==> flow/design.v <==
module apb_dut (
  input  wire        PSEL,
  input  wire        PENABLE,
  input  wire [31:0] PADDR,
  input  wire        PWRITE,
  input  wire [31:0] PWDATA,
  input  wire        PCLK,
  input  wire        PRESET,
  output reg  [31:0] PRDATA,
  output reg         PREADY,
  output reg         PSLVERR
);
  parameter IDLE   = 2'b00;
  parameter SETUP  = 2'b01;
  parameter ACCESS = 2'b10;
  reg [1:0] ps, ns;  
  reg [31:0] mem [31:0];  
  reg        mem_we;      
  always @(posedge PCLK) begin
    if (PRESET) begin
      ps <= IDLE;
    end else begin
      ps <= ns;
    end
  end
  always @(posedge PCLK) begin
    if (mem_we) begin
      mem[PADDR[4:0]] <= PWDATA;
    end
  end
  always @(*) begin
    ns      = ps;
    PREADY  = 1'b0;  
    PSLVERR = 1'b0;  
    mem_we  = 1'b0;
    PRDATA  = mem[PADDR[4:0]];
    case (ps)
      IDLE: begin
        if (PSEL == 1'b1 && PENABLE == 1'b0) begin
          ns = SETUP;
        end else begin
          ns = IDLE;
        end
      end
      SETUP: begin
        if (PSEL == 1'b1 && PENABLE == 1'b1) begin
          ns     = ACCESS;
          PREADY = 1'b1;  
          if (PADDR >= 32) begin  
            PSLVERR = 1'b1;
          end else begin
            if (PWRITE) begin
              mem_we = 1'b1;
            end
          end
        end else if (PSEL == 1'b1 && PENABLE == 1'b0) begin
          ns = SETUP;
        end else begin
          ns = IDLE;
        end
      end
      ACCESS: begin
        PREADY = 1'b1;  
        if (PADDR >= 32) begin
          PSLVERR = 1'b1;
        end
        if (PSEL == 1'b1 && PENABLE == 1'b0) begin
          ns = SETUP;
        end else if (PSEL == 1'b0 && PENABLE == 1'b0) begin
          ns = IDLE;
        end else begin
          ns = IDLE;
        end
      end
      default: ns = IDLE;
    endcase
  end
endmodule
Subject: tool reports on apb_dut

Hi,

Step by step through the tools: apb_dut

Each step is given for the RTL above and for the edited RTL.
Lines under "unedited" count in the file above, lines under "edited" in the edited file.
"change" is "edited" less "unedited", of the values as shown.
Library cell names are shortened.
The mark -- stands for no value.

Design top: apb_dut
Clock: PCLK
Library: sky130hd
Timing corner: tt_025C_1v80

The edit

Unified diff, file above to edited file.
A script made this edit. It changes what the design does and was not meant as an optimisation.

```diff
@@ -62,5 +62,5 @@
       ACCESS: begin
         PREADY = 1'b1;  
-        if (PADDR >= 32) begin
+        if (PADDR == 32) begin
           PSLVERR = 1'b1;
         end
```

Word-level counts

Yosys after proc, flatten, opt, wreduce and memory -nomap, before mapping. Enables and synchronous resets that opt folds into registers are not counted as muxes. Memory bits, and registers merged into a memory's read port (data or address), are not among the register bits. Print and check cells are not counted. Equal cells are merged and count once.
Memory sizes are those after Yosys's memory passes, which may raise the word count (mostly to a power of two), join words into wider ones and drop unused or constant bits.

Operators by class:

| what                             | unedited | edited | change |
| add/subtract/negate cells        | 0        | 0      | 0 |
| multipliers                      | 0        | 0      | 0 |
| div/mod/pow operators            | 0        | 0      | 0 |
| $lt $le $gt $ge                  | 1        | 1      | 0 |
| eq/ne operators                  | 2        | 3      | +1 |
| shift-type cells                 | 0        | 0      | 0 |
| muxes and demuxes                | 15       | 16     | +1 |
| bitwise operators                | 1        | 1      | 0 |
| reductions and logical operators | 4        | 4      | 0 |

Operators by type and width:

| operator                                                        | unedited | edited | change |
| 1-bit 2-to-1 mux                                                | 9        | 10     | +1 |
| 32-bit by 6-bit == test with 1-bit output with constant B       | 0        | 1      | +1 |
| 1-bit logical AND                                               | 2        | 2      | 0 |
| 1-bit parallel mux with 2-bit select                            | 2        | 2      | 0 |
| 2-bit by 1-bit == test with 1-bit output with constant B        | 1        | 1      | 0 |
| 2-bit == test with constant B                                   | 1        | 1      | 0 |
| 32-bit by 6-bit >= comparator with 1-bit output with constant B | 1        | 1      | 0 |
| 2-bit zero test                                                 | 1        | 1      | 0 |
| 2-bit 2-to-1 mux                                                | 1        | 1      | 0 |
| 32-bit 2-to-1 mux                                               | 1        | 1      | 0 |
| 5-bit 2-to-1 mux                                                | 1        | 1      | 0 |
| 1-bit NOT                                                       | 1        | 1      | 0 |
| 2-bit parallel mux with 2-bit select                            | 1        | 1      | 0 |
| 2-bit OR reduction                                              | 1        | 1      | 0 |

Word-level totals:

| what                            | unedited | edited | change |
| register bits after elaboration | 2        | 2      | 0 |
| latch bits                      | 0        | 0      | 0 |
| RAM bits                        | 1,024    | 1,024  | 0 |
| memory bits (read-only)         | 0        | 0      | 0 |
| word width x clocked read ports | 0        | 0      | 0 |
| memories                        | 1        | 1      | 0 |
| output and inout port bits      | 34       | 34     | 0 |
| elaborated cells                | 25       | 27     | +2 |

Memory list:

| what                                         | unedited        | edited |
| shape (words x width / read and write ports) | mem 32x32 r1 w1 | mem 32x32 r1 w1 |

Depth

Yosys ltp: most cells in a row. Word level: on the elaborated netlist, between registers, memories and ports. Mapped: between sequential cells and ports; inverters and the memories' decode and read muxes count.

Logic depth:

| what             | unedited | edited | change |
| word-level depth | 5        | 5      | 0 |
| ABC_AREA         | 0        | 0      | -- |
| mapped depth     | 8        | 8      | 0 |

Synthesis result

Yosys stat after the flow's synthesis: flattened, memories mapped to cells. It holds for the ABC_AREA given above (unset counts as 0); a run with the other value may have another netlist.

Cell types:

| cell     | unedited | edited | change |
| nor2_1   | 2        | 38     | +36 |
| clkbuf_1 | 58       | 24     | -34 |
| nor3_1   | 23       | 1      | -22 |
| buf_6    | 3        | 14     | +11 |
| nor3_2   | 10       | 0      | -10 |
| buf_2    | 71       | 80     | +9 |
| buf_4    | 0        | 7      | +7 |
| nand2_1  | 34       | 40     | +6 |
| nand3_1  | 3        | 8      | +5 |
| nand3b_1 | 3        | 0      | -3 |
| or4b_1   | 4        | 2      | -2 |
| or3b_2   | 2        | 0      | -2 |
| or4_1    | 2        | 0      | -2 |
| nor3b_1  | 1        | 3      | +2 |
| nor2b_1  | 0        | 2      | +2 |
| or4b_4   | 0        | 2      | +2 |
| nor4_1   | 69       | 70     | +1 |
| nand2b_1 | 3        | 2      | -1 |

The list need not be complete.

Synthesis totals:

| what                               | unedited | edited   | change |
| mapped cells                       | 2,099    | 2,105    | +6 |
| cell area after synthesis (um^2)   | 39,192.6 | 39,257.7 | +65.1 |
| sequential part of the area (um^2) | 30,789.5 | 30,789.5 | 0.0 |
| mapped flip-flops                  | 1,026    | 1,026    | 0 |
| buffers                            | 132      | 126      | -6 |

Path before layout

Path of least setup slack by OpenSTA after synthesis, without wires, with an ideal clock, recovery checks aside; 20% of the period is set as input and as output delay. Where synthesis merged equal registers, the netlist keeps one of their names.

Path post-synthesis:

| what                              | unedited          | edited            | change |
| kind                              | input -> register | input -> register | -- |
| start point                       | in PADDR[19]      | in PADDR[1]       | -- |
| end point                         | mem mem[4][0]     | mem mem[29][0]    | -- |
| clock period (ns)                 | 4.2               | 4.2               | 0.0 |
| input delay (ns)                  | 0.840             | 0.840             | 0.000 |
| setup time (ns)                   | 0.461             | 0.421             | -0.040 |
| launch time at the first pin (ns) | 0.840             | 0.840             | 0.000 |
| data arrival time (ns)            | 4.224             | 3.282             | -0.942 |
| slack (ns)                        | -0.485            | 0.497             | +0.982 |
| delay of the path (ns)            | 3.845             | 2.863             | -0.982 |
| stages                            | 6                 | 7                 | +1 |
| path buffers                      | 2                 | 4                 | +2 |
| synthesis period reached (ns)     | 4.685             | 3.703             | -0.982 |

"delay of the path" = arrival - input delay + setup time.
"stages" counts driving pins, that of a launching flip-flop among them; a cell with two outputs on the path counts twice.
"synthesis period reached" is the clock period less the worst setup slack; recovery checks do not enter. This is arithmetic on one report: input and output delays are still those of the set period (20% each).
Between the ends stands the longest chain of elaborated cells between them, by number of cells; it is not shown to be the way that was timed. Of several equally long chains one is given.
Each line given opens the expression or statement behind the cell; cells for indexed reads and writes are added by Yosys, which also makes memories of some case tables.
unedited: Only ways into the end's enable, where the timed path ends, are counted here.

On the way, post-synthesis, unedited:
Path through: nor4_1 nand4_1 or4_1 buf_2 buf_6 nor3_1
Length of the longest elaborated chain: 5

RTL lines, path post-synthesis, unedited:

| what                                            | RTL line | text |
| start: declaration                              | 4        | `input  wire [31:0] PADDR,` |
| 32-bit by 6-bit >= comparator with 1-bit output | 49       | `if (PADDR >= 32) begin` |
| 1-bit 2-to-1 mux                                | 49       |  |
| 1-bit 2-to-1 mux                                | 46       | `if (PSEL == 1'b1 && PENABLE == 1'b1) begin` |
| 1-bit 2-to-1 mux                                | 37       | `case (ps)` |
| 5-bit 2-to-1 mux                                | 27       | `if (mem_we) begin` |
| end: declaration                                | 17       | `reg [31:0] mem [31:0];` |

edited: Only ways into the end's enable, where the timed path ends, are counted here.

On the way, post-synthesis, edited:
Path through: buf_2 buf_2 buf_4 buf_4 nor3b_1 nand3_1 nor2_1
Length of the longest elaborated chain: 5

RTL lines, path post-synthesis, edited:

| what                                            | RTL line | text |
| start: declaration                              | 4        | `input  wire [31:0] PADDR,` |
| 32-bit by 6-bit >= comparator with 1-bit output | 49       | `if (PADDR >= 32) begin` |
| 1-bit 2-to-1 mux                                | 49       |  |
| 1-bit 2-to-1 mux                                | 46       | `if (PSEL == 1'b1 && PENABLE == 1'b1) begin` |
| 1-bit 2-to-1 mux                                | 37       | `case (ps)` |
| 5-bit 2-to-1 mux                                | 27       | `if (mem_we) begin` |
| end: declaration                                | 17       | `reg [31:0] mem [31:0];` |

Worst path after layout

Path of least setup slack in the final report of the runs of pair A (OpenROAD, finished layout, wires in). Where an end is a register, its clock arrival counts in the times.

Path post-layout:

| what                              | unedited        | edited          | change |
| kind                              | input -> output | input -> output | -- |
| start point                       | in PADDR[0]     | in PADDR[0]     | -- |
| end point                         | out PRDATA[17]  | out PRDATA[27]  | -- |
| clock period (ns)                 | 4.2             | 4.2             | 0.0 |
| input delay (ns)                  | 0.84            | 0.84            | 0.00 |
| external output delay (ns)        | 0.84            | 0.84            | 0.00 |
| launch time at the first pin (ns) | 0.84            | 0.84            | 0.00 |
| data arrival time (ns)            | 3.32            | 3.32            | 0.00 |
| slack (ns)                        | 0.04            | 0.04            | 0.00 |
| stages                            | 9               | 9               | 0 |
| path buffers                      | 5               | 5               | 0 |

Between the ends stands the longest chain of elaborated cells between them, by number of cells; it is not shown to be the way that was timed. Of several equally long chains one is given.
The chain passes a memory read, where the word-level depth is cut; so it can be longer than that depth.

On the way, post-layout, unedited:
Path through: clkdlybuf4s50_1 buf_12 or4_4 buf_12 o22ai_1 nor4_2 buf_4 nand2_1 clkdlybuf4s50_1
Length of the longest elaborated chain: 1

RTL lines, path post-layout, unedited:

| what               | RTL line | text |
| start: declaration | 4        | `input  wire [31:0] PADDR,` |
| memory 32 x 32 bit | 17       | `reg [31:0] mem [31:0];` |
| end: declaration   | 9        | `output reg  [31:0] PRDATA,` |

On the way, post-layout, edited:
Path through: clkdlybuf4s50_1 buf_4 buf_12 or4b_4 buf_12 o22ai_2 nor4_4 nand2_1 clkdlybuf4s50_1
Length of the longest elaborated chain: 1

RTL lines, path post-layout, edited:

| what               | RTL line | text |
| start: declaration | 4        | `input  wire [31:0] PADDR,` |
| memory 32 x 32 bit | 17       | `reg [31:0] mem [31:0];` |
| end: declaration   | 9        | `output reg  [31:0] PRDATA,` |

Layout results

Both versions went through the flow (Yosys, OpenROAD) with the same settings in each pair. Constraints: input delay and output delay 20% of the set period each, output load 0.01 pF.

Flow settings, pair A:
CORE_UTILIZATION: 40
period_ns: 4.2
CAP_MARGIN: 20
CORE_MARGIN: 2
SLEW_MARGIN: 20

Measured results, pair A:

| what                                   | unedited  | edited    | change |
| area of the synthesized netlist (um^2) | 39,192.6  | 39,257.7  | +65.1 |
| overall die area (um^2)                | 100,502.0 | 100,667.0 | +165.0 |
| std-cell area (final layout) (um^2)    | 47,727.0  | 47,121.4  | -605.6 |
| utilization of the finished layout (%) | 49.3      | 48.6      | -0.7 |
| lowest setup slack (ns)                | 0.044     | 0.039     | -0.005 |
| sum of negative setup slack (ns)       | 0.000     | 0.000     | 0.000 |
| final worst hold slack (ns)            | 0.507     | 0.646     | +0.139 |
| total power of the final layout (µW)   | 21,179    | 20,797    | -382 |
| clock period reached (ns)              | 4.156     | 4.161     | +0.005 |

Flow settings, pair B:
ABC_AREA: 1
CORE_UTILIZATION: 30
CTS_CLUSTER_DIAMETER: 384
CTS_CLUSTER_SIZE: 77
GPL_ROUTABILITY_DRIVEN: 0
GPL_TIMING_DRIVEN: 0
MIN_ROUTING_LAYER: met2
PLACE_DENSITY_LB_ADDON: 0.0
SLEW_MARGIN: 0
TNS_END_PERCENT: 75
period_ns: 2.74
CAP_MARGIN: 20
CORE_MARGIN: 2

Measured results, pair B:

| what                                   | unedited  | edited    | change |
| area of the synthesized netlist (um^2) | 42,560.8  | 42,633.4  | +72.6 |
| overall die area (um^2)                | 144,898.0 | 145,142.0 | +244.0 |
| std-cell area (final layout) (um^2)    | 51,886.0  | 52,262.6  | +376.6 |
| utilization of the finished layout (%) | 36.7      | 37.0      | +0.3 |
| lowest setup slack (ns)                | -0.184    | -0.284    | -0.100 |
| sum of negative setup slack (ns)       | -2.319    | -3.176    | -0.857 |
| final worst hold slack (ns)            | 0.028     | 0.067     | +0.039 |
| total power of the final layout (µW)   | 26,665    | 26,630    | -35 |
| clock period reached (ns)              | 2.924     | 3.024     | +0.100 |

"clock period reached" means the clock period less the worst setup slack. The figure is calculated, with input and output delays left at 20% of the set period.
"total power of the final layout" is the tool's figure for a default switching activity; nothing was simulated.

Regards
